==> flow/design.v <==
module aoc_solver_top #(
    parameter WIDTH    = 32,
    parameter HEIGHT   = 32,
    parameter LOG_SIZE = 10
) (
    input         clear,
    input         clock,
    input  [31:0] reg_wdata,
    input         reg_write_strobe,
    input  [3:0]  reg_addr,
    output [31:0] reg_rdata
);
    localparam LATENCY = WIDTH + 5;
    localparam CELLS   = WIDTH * HEIGHT;
    localparam [2:0] S_START    = 3'd0;
    localparam [2:0] S_LOAD     = 3'd1;
    localparam [2:0] S_PROCESS  = 3'd2;
    localparam [2:0] S_CHECK    = 3'd3;
    localparam [2:0] S_FINISHED = 3'd4;
    reg  [LOG_SIZE-1:0] ram_write_addr;
    wire ram_write_en = reg_write_strobe & (reg_addr == 4'd3);
    wire start        = reg_write_strobe & (reg_addr == 4'd0) & reg_wdata[0];
    always @(posedge clock)
        if (clear)
            ram_write_addr <= {LOG_SIZE{1'b0}};
        else if (reg_write_strobe & (reg_addr == 4'd2))
            ram_write_addr <= reg_wdata[LOG_SIZE-1:0];
    reg [2:0]          state;
    reg [LOG_SIZE-1:0] x_count, y_count, read_addr;
    reg [15:0]         total_removed;
    reg                has_changed;
    wire in_load      = (state == S_LOAD);
    wire in_process   = (state == S_PROCESS);
    wire enable_shift = in_load | in_process;
    reg mem [0:(1<<LOG_SIZE)-1];
    reg rd_q0, rd_q1, rd_q2;
    always @(posedge clock)
        if (clear) begin
            rd_q0 <= 1'b0;
            rd_q1 <= 1'b0;
            rd_q2 <= 1'b0;
        end else begin
            rd_q0 <= mem[read_addr];
            rd_q1 <= rd_q0;
            rd_q2 <= rd_q1;
        end
    wire row0 = rd_q2;
    reg [WIDTH-1:0] line1, line2;
    wire row1 = line1[WIDTH-1];
    wire row2 = line2[WIDTH-1];
    reg r0c1, r0c2, r1c1, r1c2, r2c1, r2c2;
    always @(posedge clock)
        if (clear) begin
            line1 <= {WIDTH{1'b0}};
            line2 <= {WIDTH{1'b0}};
            {r0c1, r0c2, r1c1, r1c2, r2c1, r2c2} <= 6'd0;
        end else if (enable_shift) begin
            line1 <= {line1[WIDTH-2:0], row0};
            line2 <= {line2[WIDTH-2:0], row1};
            r0c1 <= row0; r0c2 <= r0c1;
            r1c1 <= row1; r1c2 <= r1c1;
            r2c1 <= row2; r2c2 <= r2c1;
        end
    reg [LOG_SIZE-1:0] cur_x_pipe [0:LATENCY-2];
    reg [LOG_SIZE-1:0] cur_y_pipe [0:LATENCY-2];
    reg [LOG_SIZE-1:0] waddr_pipe [0:LATENCY-1];
    integer i;
    always @(posedge clock)
        if (clear) begin
            for (i = 0; i < LATENCY - 1; i = i + 1) begin
                cur_x_pipe[i] <= {LOG_SIZE{1'b0}};
                cur_y_pipe[i] <= {LOG_SIZE{1'b0}};
            end
            for (i = 0; i < LATENCY; i = i + 1)
                waddr_pipe[i] <= {LOG_SIZE{1'b0}};
        end else begin
            cur_x_pipe[0] <= x_count;
            cur_y_pipe[0] <= y_count;
            for (i = 1; i < LATENCY - 1; i = i + 1) begin
                cur_x_pipe[i] <= cur_x_pipe[i-1];
                cur_y_pipe[i] <= cur_y_pipe[i-1];
            end
            waddr_pipe[0] <= read_addr;
            for (i = 1; i < LATENCY; i = i + 1)
                waddr_pipe[i] <= waddr_pipe[i-1];
        end
    wire [LOG_SIZE-1:0] cur_x      = cur_x_pipe[LATENCY-2];
    wire [LOG_SIZE-1:0] cur_y      = cur_y_pipe[LATENCY-2];
    wire [LOG_SIZE-1:0] write_addr = waddr_pipe[LATENCY-1];
    wire is_left   = (cur_x == 0);
    wire is_right  = (cur_x == WIDTH - 1);
    wire is_top    = (cur_y == 0);
    wire is_bottom = (cur_y == HEIGHT - 1);
    wire n_ul = r2c2 & ~(is_top | is_left);
    wire n_u  = r2c1 & ~is_top;
    wire n_ur = row2 & ~(is_top | is_right);
    wire n_l  = r1c2 & ~is_left;
    wire n_r  = row1 & ~is_right;
    wire n_dl = r0c2 & ~(is_bottom | is_left);
    wire n_d  = r0c1 & ~is_bottom;
    wire n_dr = row0 & ~(is_bottom | is_right);
    wire [3:0] count_now = n_ul + n_u + n_ur + n_l + n_r + n_dl + n_d + n_dr;
    reg [3:0] neighbours_count;
    reg       center_delayed;
    always @(posedge clock)
        if (clear) begin
            neighbours_count <= 4'd0;
            center_delayed   <= 1'b0;
        end else if (enable_shift) begin
            neighbours_count <= count_now;
            center_delayed   <= r1c1;
        end
    wire remove    = in_process & center_delayed & (neighbours_count < 4'd4);
    wire advancing = in_load | (in_process & (read_addr < CELLS));
    wire                mem_we    = ram_write_en | remove;
    wire [LOG_SIZE-1:0] mem_waddr = remove ? write_addr : ram_write_addr;
    wire                mem_wdata = remove ? 1'b0 : reg_wdata[0];
    always @(posedge clock)
        if (mem_we)
            mem[mem_waddr] <= mem_wdata;
    always @(posedge clock)
        if (clear) begin
            state         <= S_START;
            x_count       <= {LOG_SIZE{1'b0}};
            y_count       <= {LOG_SIZE{1'b0}};
            read_addr     <= {LOG_SIZE{1'b0}};
            total_removed <= 16'd0;
            has_changed   <= 1'b0;
        end else begin
            if (advancing) begin
                read_addr <= read_addr + 1'b1;
                if (x_count == WIDTH - 1) begin
                    x_count <= {LOG_SIZE{1'b0}};
                    y_count <= y_count + 1'b1;
                end else
                    x_count <= x_count + 1'b1;
            end
            case (state)
                S_START:
                    if (start) begin
                        total_removed <= 16'd0;
                        read_addr     <= {LOG_SIZE{1'b0}};
                        x_count       <= {LOG_SIZE{1'b0}};
                        y_count       <= {LOG_SIZE{1'b0}};
                        has_changed   <= 1'b0;
                        state         <= S_LOAD;
                    end
                S_LOAD:
                    if (read_addr == LATENCY - 1)
                        state <= S_PROCESS;
                S_PROCESS: begin
                    if (remove) begin
                        has_changed   <= 1'b1;
                        total_removed <= total_removed + 16'd1;
                    end
                    if (write_addr == CELLS - 1)
                        state <= S_CHECK;
                end
                S_CHECK:
                    if (has_changed) begin
                        has_changed <= 1'b0;
                        read_addr   <= {LOG_SIZE{1'b0}};
                        x_count     <= {LOG_SIZE{1'b0}};
                        y_count     <= {LOG_SIZE{1'b0}};
                        state       <= S_LOAD;
                    end else
                        state <= S_FINISHED;
                default: ;
            endcase
        end
    wire done = (state == S_FINISHED);
    assign reg_rdata = (reg_addr == 4'd1) ? {total_removed, 15'd0, done} : 32'd0;
endmodule
## From RTL to reports: aoc_solver_top

Tool output for the design above, in the order of the flow.
Line numbers count from 1 in the design file above.
Library cell names are shortened.
Not given: --

- Design top: aoc_solver_top
- Clock input: clock
- Standard-cell library: sky130hd
- Timing corner: tt_025C_1v80

## Elaborated design

Counts by Yosys on the flattened word-level netlist (proc, flatten, opt, wreduce). Print and check cells are left out. Cells with the same type and inputs are merged into one.
Yosys's memory passes give these memory sizes; they may raise the number of words (mostly to a power of two), join words into wider ones and drop unused or constant bits.

- Clocked read ports x word width: 1
- Memory bits (read-only): 0
- Memories: 1
- Cells after elaboration: 228
- Register bits after elaboration: 1226
- Bits in latches: 0
- Output and inout port bits: 32
- RAM bits: 1024

Memories:

| name | words | width | rd ports | wr ports | RTL line | RTL |
|---|---|---|---|---|---|---|
| mem | 1024 | 1 | 1 | 1 | 35 | `reg mem [0:(1<<LOG_SIZE)-1];` |

- Bitwise operators: 30
- Order comparisons: 2
- Equality and inequality tests: 16
- Divide/modulo/power cells: 0
- $mul: 0
- Reduce/logical cells: 10
- Add/sub/neg operators: 11
- Shifts and indexed selects: 0
- Mux-type cells: 31

Operators with widths:

| cell | count |
|---|---|
| two-way mux 10 bit | 13 |
| parallel mux 10 bit (select 2 bit) | 3 |
| parallel mux 16 bit (select 2 bit) | 1 |
| two-way mux 32 bit | 1 |
| two-way mux 16 bit | 2 |
| adder 10 x 1 -> 10 bit (second input constant) | 3 |
| == test 10 x 5 -> 1 bit (second input constant) | 3 |
| zero test 10 bit | 2 |
| adder 16 x 1 -> 16 bit (second input constant) | 1 |
| adder 4 x 1 -> 4 bit | 4 |
| bitwise AND 1 bit | 15 |
| parallel mux 3 bit (select 4 bit) | 1 |
| two-way mux 3 bit | 4 |
| less-than comparator 10 x 11 -> 1 bit (second input constant) | 1 |
| == test 10 bit (second input constant) | 1 |
| == test 10 x 6 -> 1 bit (second input constant) | 1 |
| inverter 1 bit | 8 |
| inequality test 2 bit (second input constant) | 4 |
| == test 4 x 2 -> 1 bit (second input constant) | 2 |
| bitwise OR 1 bit | 7 |
| == test 3 x 2 -> 1 bit (second input constant) | 2 |
| AND reduction 3 bit | 2 |
| two-way mux 1 bit | 5 |
| adder 3 x 1 -> 4 bit | 1 |
| == test 4 x 1 -> 1 bit (second input constant) | 1 |
| less-than comparator 4 x 3 -> 1 bit (second input constant) | 1 |
| zero test 4 bit | 1 |
| AND reduction 4 bit | 1 |

Not listed: further kinds 9, cells in them 9.

## Depth

Yosys ltp: most cells in a row. Word level: on the elaborated netlist, between registers, memories and ports. Mapped: between sequential cells and ports; inverters and the memories' decode and read muxes count.

- Depth after elaboration: 11
- ABC_AREA: 0
- Depth in mapped cells: 16
- Mapped depth without buffers: 16

## After synthesis

Yosys stat after the flow's synthesis: flattened, memories mapped to cells. It holds for the ABC_AREA given above (unset counts as 0); a run with the other value may have another netlist.

Cell types:

| cell | count |
|---|---|
| edfxtp_1 | 1024 |
| dfxtp_1 | 1223 |
| nor2b_1 | 1089 |
| nor2_1 | 1127 |
| mux4_2 | 172 |
| clkbuf_1 | 334 |
| mux2i_1 | 121 |
| nand2_1 | 278 |
| mux2_2 | 69 |
| a21oi_1 | 103 |
| o221ai_1 | 40 |
| mux4_1 | 9 |
| buf_4 | 31 |
| buf_6 | 19 |
| buf_1 | 54 |
| a221oi_1 | 22 |
| and2_1 | 28 |
| xnor2_1 | 18 |

Other cell types: 59; their cells: 369.

- Flip-flop cells: 2247
- Synthesis area: 79269.8 µm²
- Buffers: 473
- Area of sequential cells: 55233.0 µm²
- Mapped cells: 6130

## Timing after synthesis

Source: OpenSTA report_checks on the synthesized netlist (no wires, ideal clock, input and output delay 20% of the period each), path of least setup slack; recovery checks are left aside. Register names are those of the netlist, which keeps one name where synthesis merged equal registers.

- Kind: input port to flip-flop
- Start: input port reg_wdata[0]
- End: memory mem[0]
- Path buffers: 0
- External input delay: 1.000 ns
- Period: 5.0 ns
- Data arrival time: 24.582 ns
- Driving pins on the path: 2
- Path delay: 28.548 ns
- Setup time: 4.966 ns
- Path slack: -24.548 ns
- Synthesis period reached: 29.548 ns

"path delay" = arrival - input delay + setup time.
"driving pins on the path": output pins that drive a net of the path, with the launching flip-flop's if there is one; two outputs of one cell count as two.
"synthesis period reached" is the clock period less the worst setup slack; recovery checks do not enter. This is arithmetic on one report: input and output delays are still those of the set period (20% each).
The rows between start and end are the longest chain of elaborated cells between them; the timing report does not say that the signal goes this way. Where chains are equally long, one stands for them.
A line is the first line of the expression or statement that the cell stems from. Yosys adds cells for indexed reads and writes and turns some case tables into memories.

- Cell sequence: inv_1 > nor2_1
- Cells in the longest elaborated chain: 2
- Elaborated cells on any way between the ends: 2
- Classes of those cells: mux: 2

Ends and longest elaborated chain, after synthesis:

| item | RTL line | RTL |
|---|---|---|
| start: declaration | 8 | `input  [31:0] reg_wdata,` |
| two-way mux 1 bit | 117 | `wire                mem_wdata = remove ? 1'b0 : reg_wdata[0];` |
| two-way mux 1 bit | 119 | `if (mem_we)` |
| end: declaration | 35 | `reg mem [0:(1<<LOG_SIZE)-1];` |

## Path in the finished layout

Path of least setup slack in the final report of entry A (OpenROAD, finished layout, wires in). Where an end is a register, its clock arrival counts in the times.

- Kind: flip-flop to flip-flop
- Start: register cur_y_pipe[35][7]
- End: register neighbours_count[2]
- Path buffers: 0
- Data arrival time: 4.96 ns
- Path slack: 0.77 ns
- Driving pins on the path: 17
- Period: 5.0 ns
- Setup time: 0.07 ns

The rows between start and end are the longest chain of elaborated cells between them; the timing report does not say that the signal goes this way. Where chains are equally long, one stands for them.

- Cell sequence: dfxtp_1 > or4_1 > nor2_1 > nand3_1 > and2_1 > fa_1 > inv_1 > fa_1 > fa_1 > inv_1 > ha_1 > nand2_1 > nor2_1 > a31oi_1 > xnor2_1 > nand2_1 > a21oi_1
- Cells in the longest elaborated chain: 11
- Elaborated cells on any way between the ends: 25
- Classes of those cells: add/sub: 7; eq/ne: 1; logic: 16; reduce/logical: 1

Ends and longest elaborated chain, after layout:

| item | RTL line | RTL |
|---|---|---|
| start: declaration | 65 | `reg [LOG_SIZE-1:0] cur_y_pipe [0:LATENCY-2];` |
| start: assignment | 72 | `cur_y_pipe[i] <= {LOG_SIZE{1'b0}};` |
| start: assignment | 81 | `cur_y_pipe[i] <= cur_y_pipe[i-1];` |
| zero test 10 bit | 92 | `wire is_top    = (cur_y == 0);` |
| bitwise OR 1 bit | 94 | `wire n_ul = r2c2 & ~(is_top \| is_left);` |
| inverter 1 bit | 94 |  |
| bitwise AND 1 bit | 94 |  |
| adder 1 x 1 -> 2 bit | 102 | `wire [3:0] count_now = n_ul + n_u + n_ur + n_l + n_r + n_dl + n_d + n_dr;` |
| adder 2 x 1 -> 3 bit | 102 |  |
| adder 3 x 1 -> 4 bit | 102 |  |
| adder 4 x 1 -> 4 bit (4 in a row) | 102 |  |
| end: assignment | 107 | `neighbours_count <= 4'd0;` |
| end: assignment | 110 | `neighbours_count <= count_now;` |
| end: declaration | 103 | `reg [3:0] neighbours_count;` |

## Implementation results

aoc_solver_top through Yosys and OpenROAD on sky130hd: 3 stored runs, unordered, with their settings and measured results. The constraints put input and output delay at 20% of the set period each and load the outputs with 0.01 pF.
"period reached" = clock period - worst setup slack. The figure is calculated, with input and output delays left at 20% of the set period.
By "allowed time less slack (worst setup path)" is meant the share of the clock period that the worst setup path is allowed (20% is reserved at inputs, 20% at outputs), minus its slack. Clock arrival times at its registers enter into it.
"total power of the final layout": no workload was simulated; the value follows from the tool's default switching activity.
A setting shown as - is not set for that run.

| setting or result | entry A | entry B | entry C |
|---|---|---|---|
| CELL_PAD_IN_SITES_GLOBAL_PLACEMENT | 2 | - | 2 |
| CORE_ASPECT_RATIO | 1.53 | - | - |
| CORE_MARGIN | 8 | 2 | 8 |
| CORE_UTILIZATION | 52 | 40 | 40 |
| CTS_CLUSTER_SIZE | 31 | - | 31 |
| HOLD_SLACK_MARGIN | 0.16 | - | 0.16 |
| SLEW_MARGIN | 10 | 20 | 20 |
| TNS_END_PERCENT | 65 | - | - |
| period_ns | 5.0 | 4.0 | 5.0 |
| CAP_MARGIN | 20 | 20 | 20 |
| SETUP_SLACK_MARGIN | - | -0.04 | - |
| lowest setup slack (ns) | 0.769 | 0.195 | 0.790 |
| worst-case hold slack (ns) | 0.424 | 0.415 | 0.424 |
| synthesis area (µm²) | 79269.8 | 79269.8 | 79269.8 |
| total negative setup slack (ns) | 0.000 | 0.000 | 0.000 |
| total power of the final layout (W) | 0.035746 | 0.045566 | 0.037049 |
| die area (µm²) | 165475.0 | 201749.0 | 212673.0 |
| utilization in the final report (%) | 58.6 | 46.0 | 45.9 |
| period reached (ns) | 4.231 | 3.805 | 4.210 |
| allowed time less slack (worst setup path) (ns) | 4.23 | 3.80 | 4.21 |
| type of the worst setup path | flip-flop to flip-flop | flip-flop to flip-flop | flip-flop to flip-flop |
| standard-cell area after routing (µm²) | 88872.7 | 90799.6 | 90471.8 |
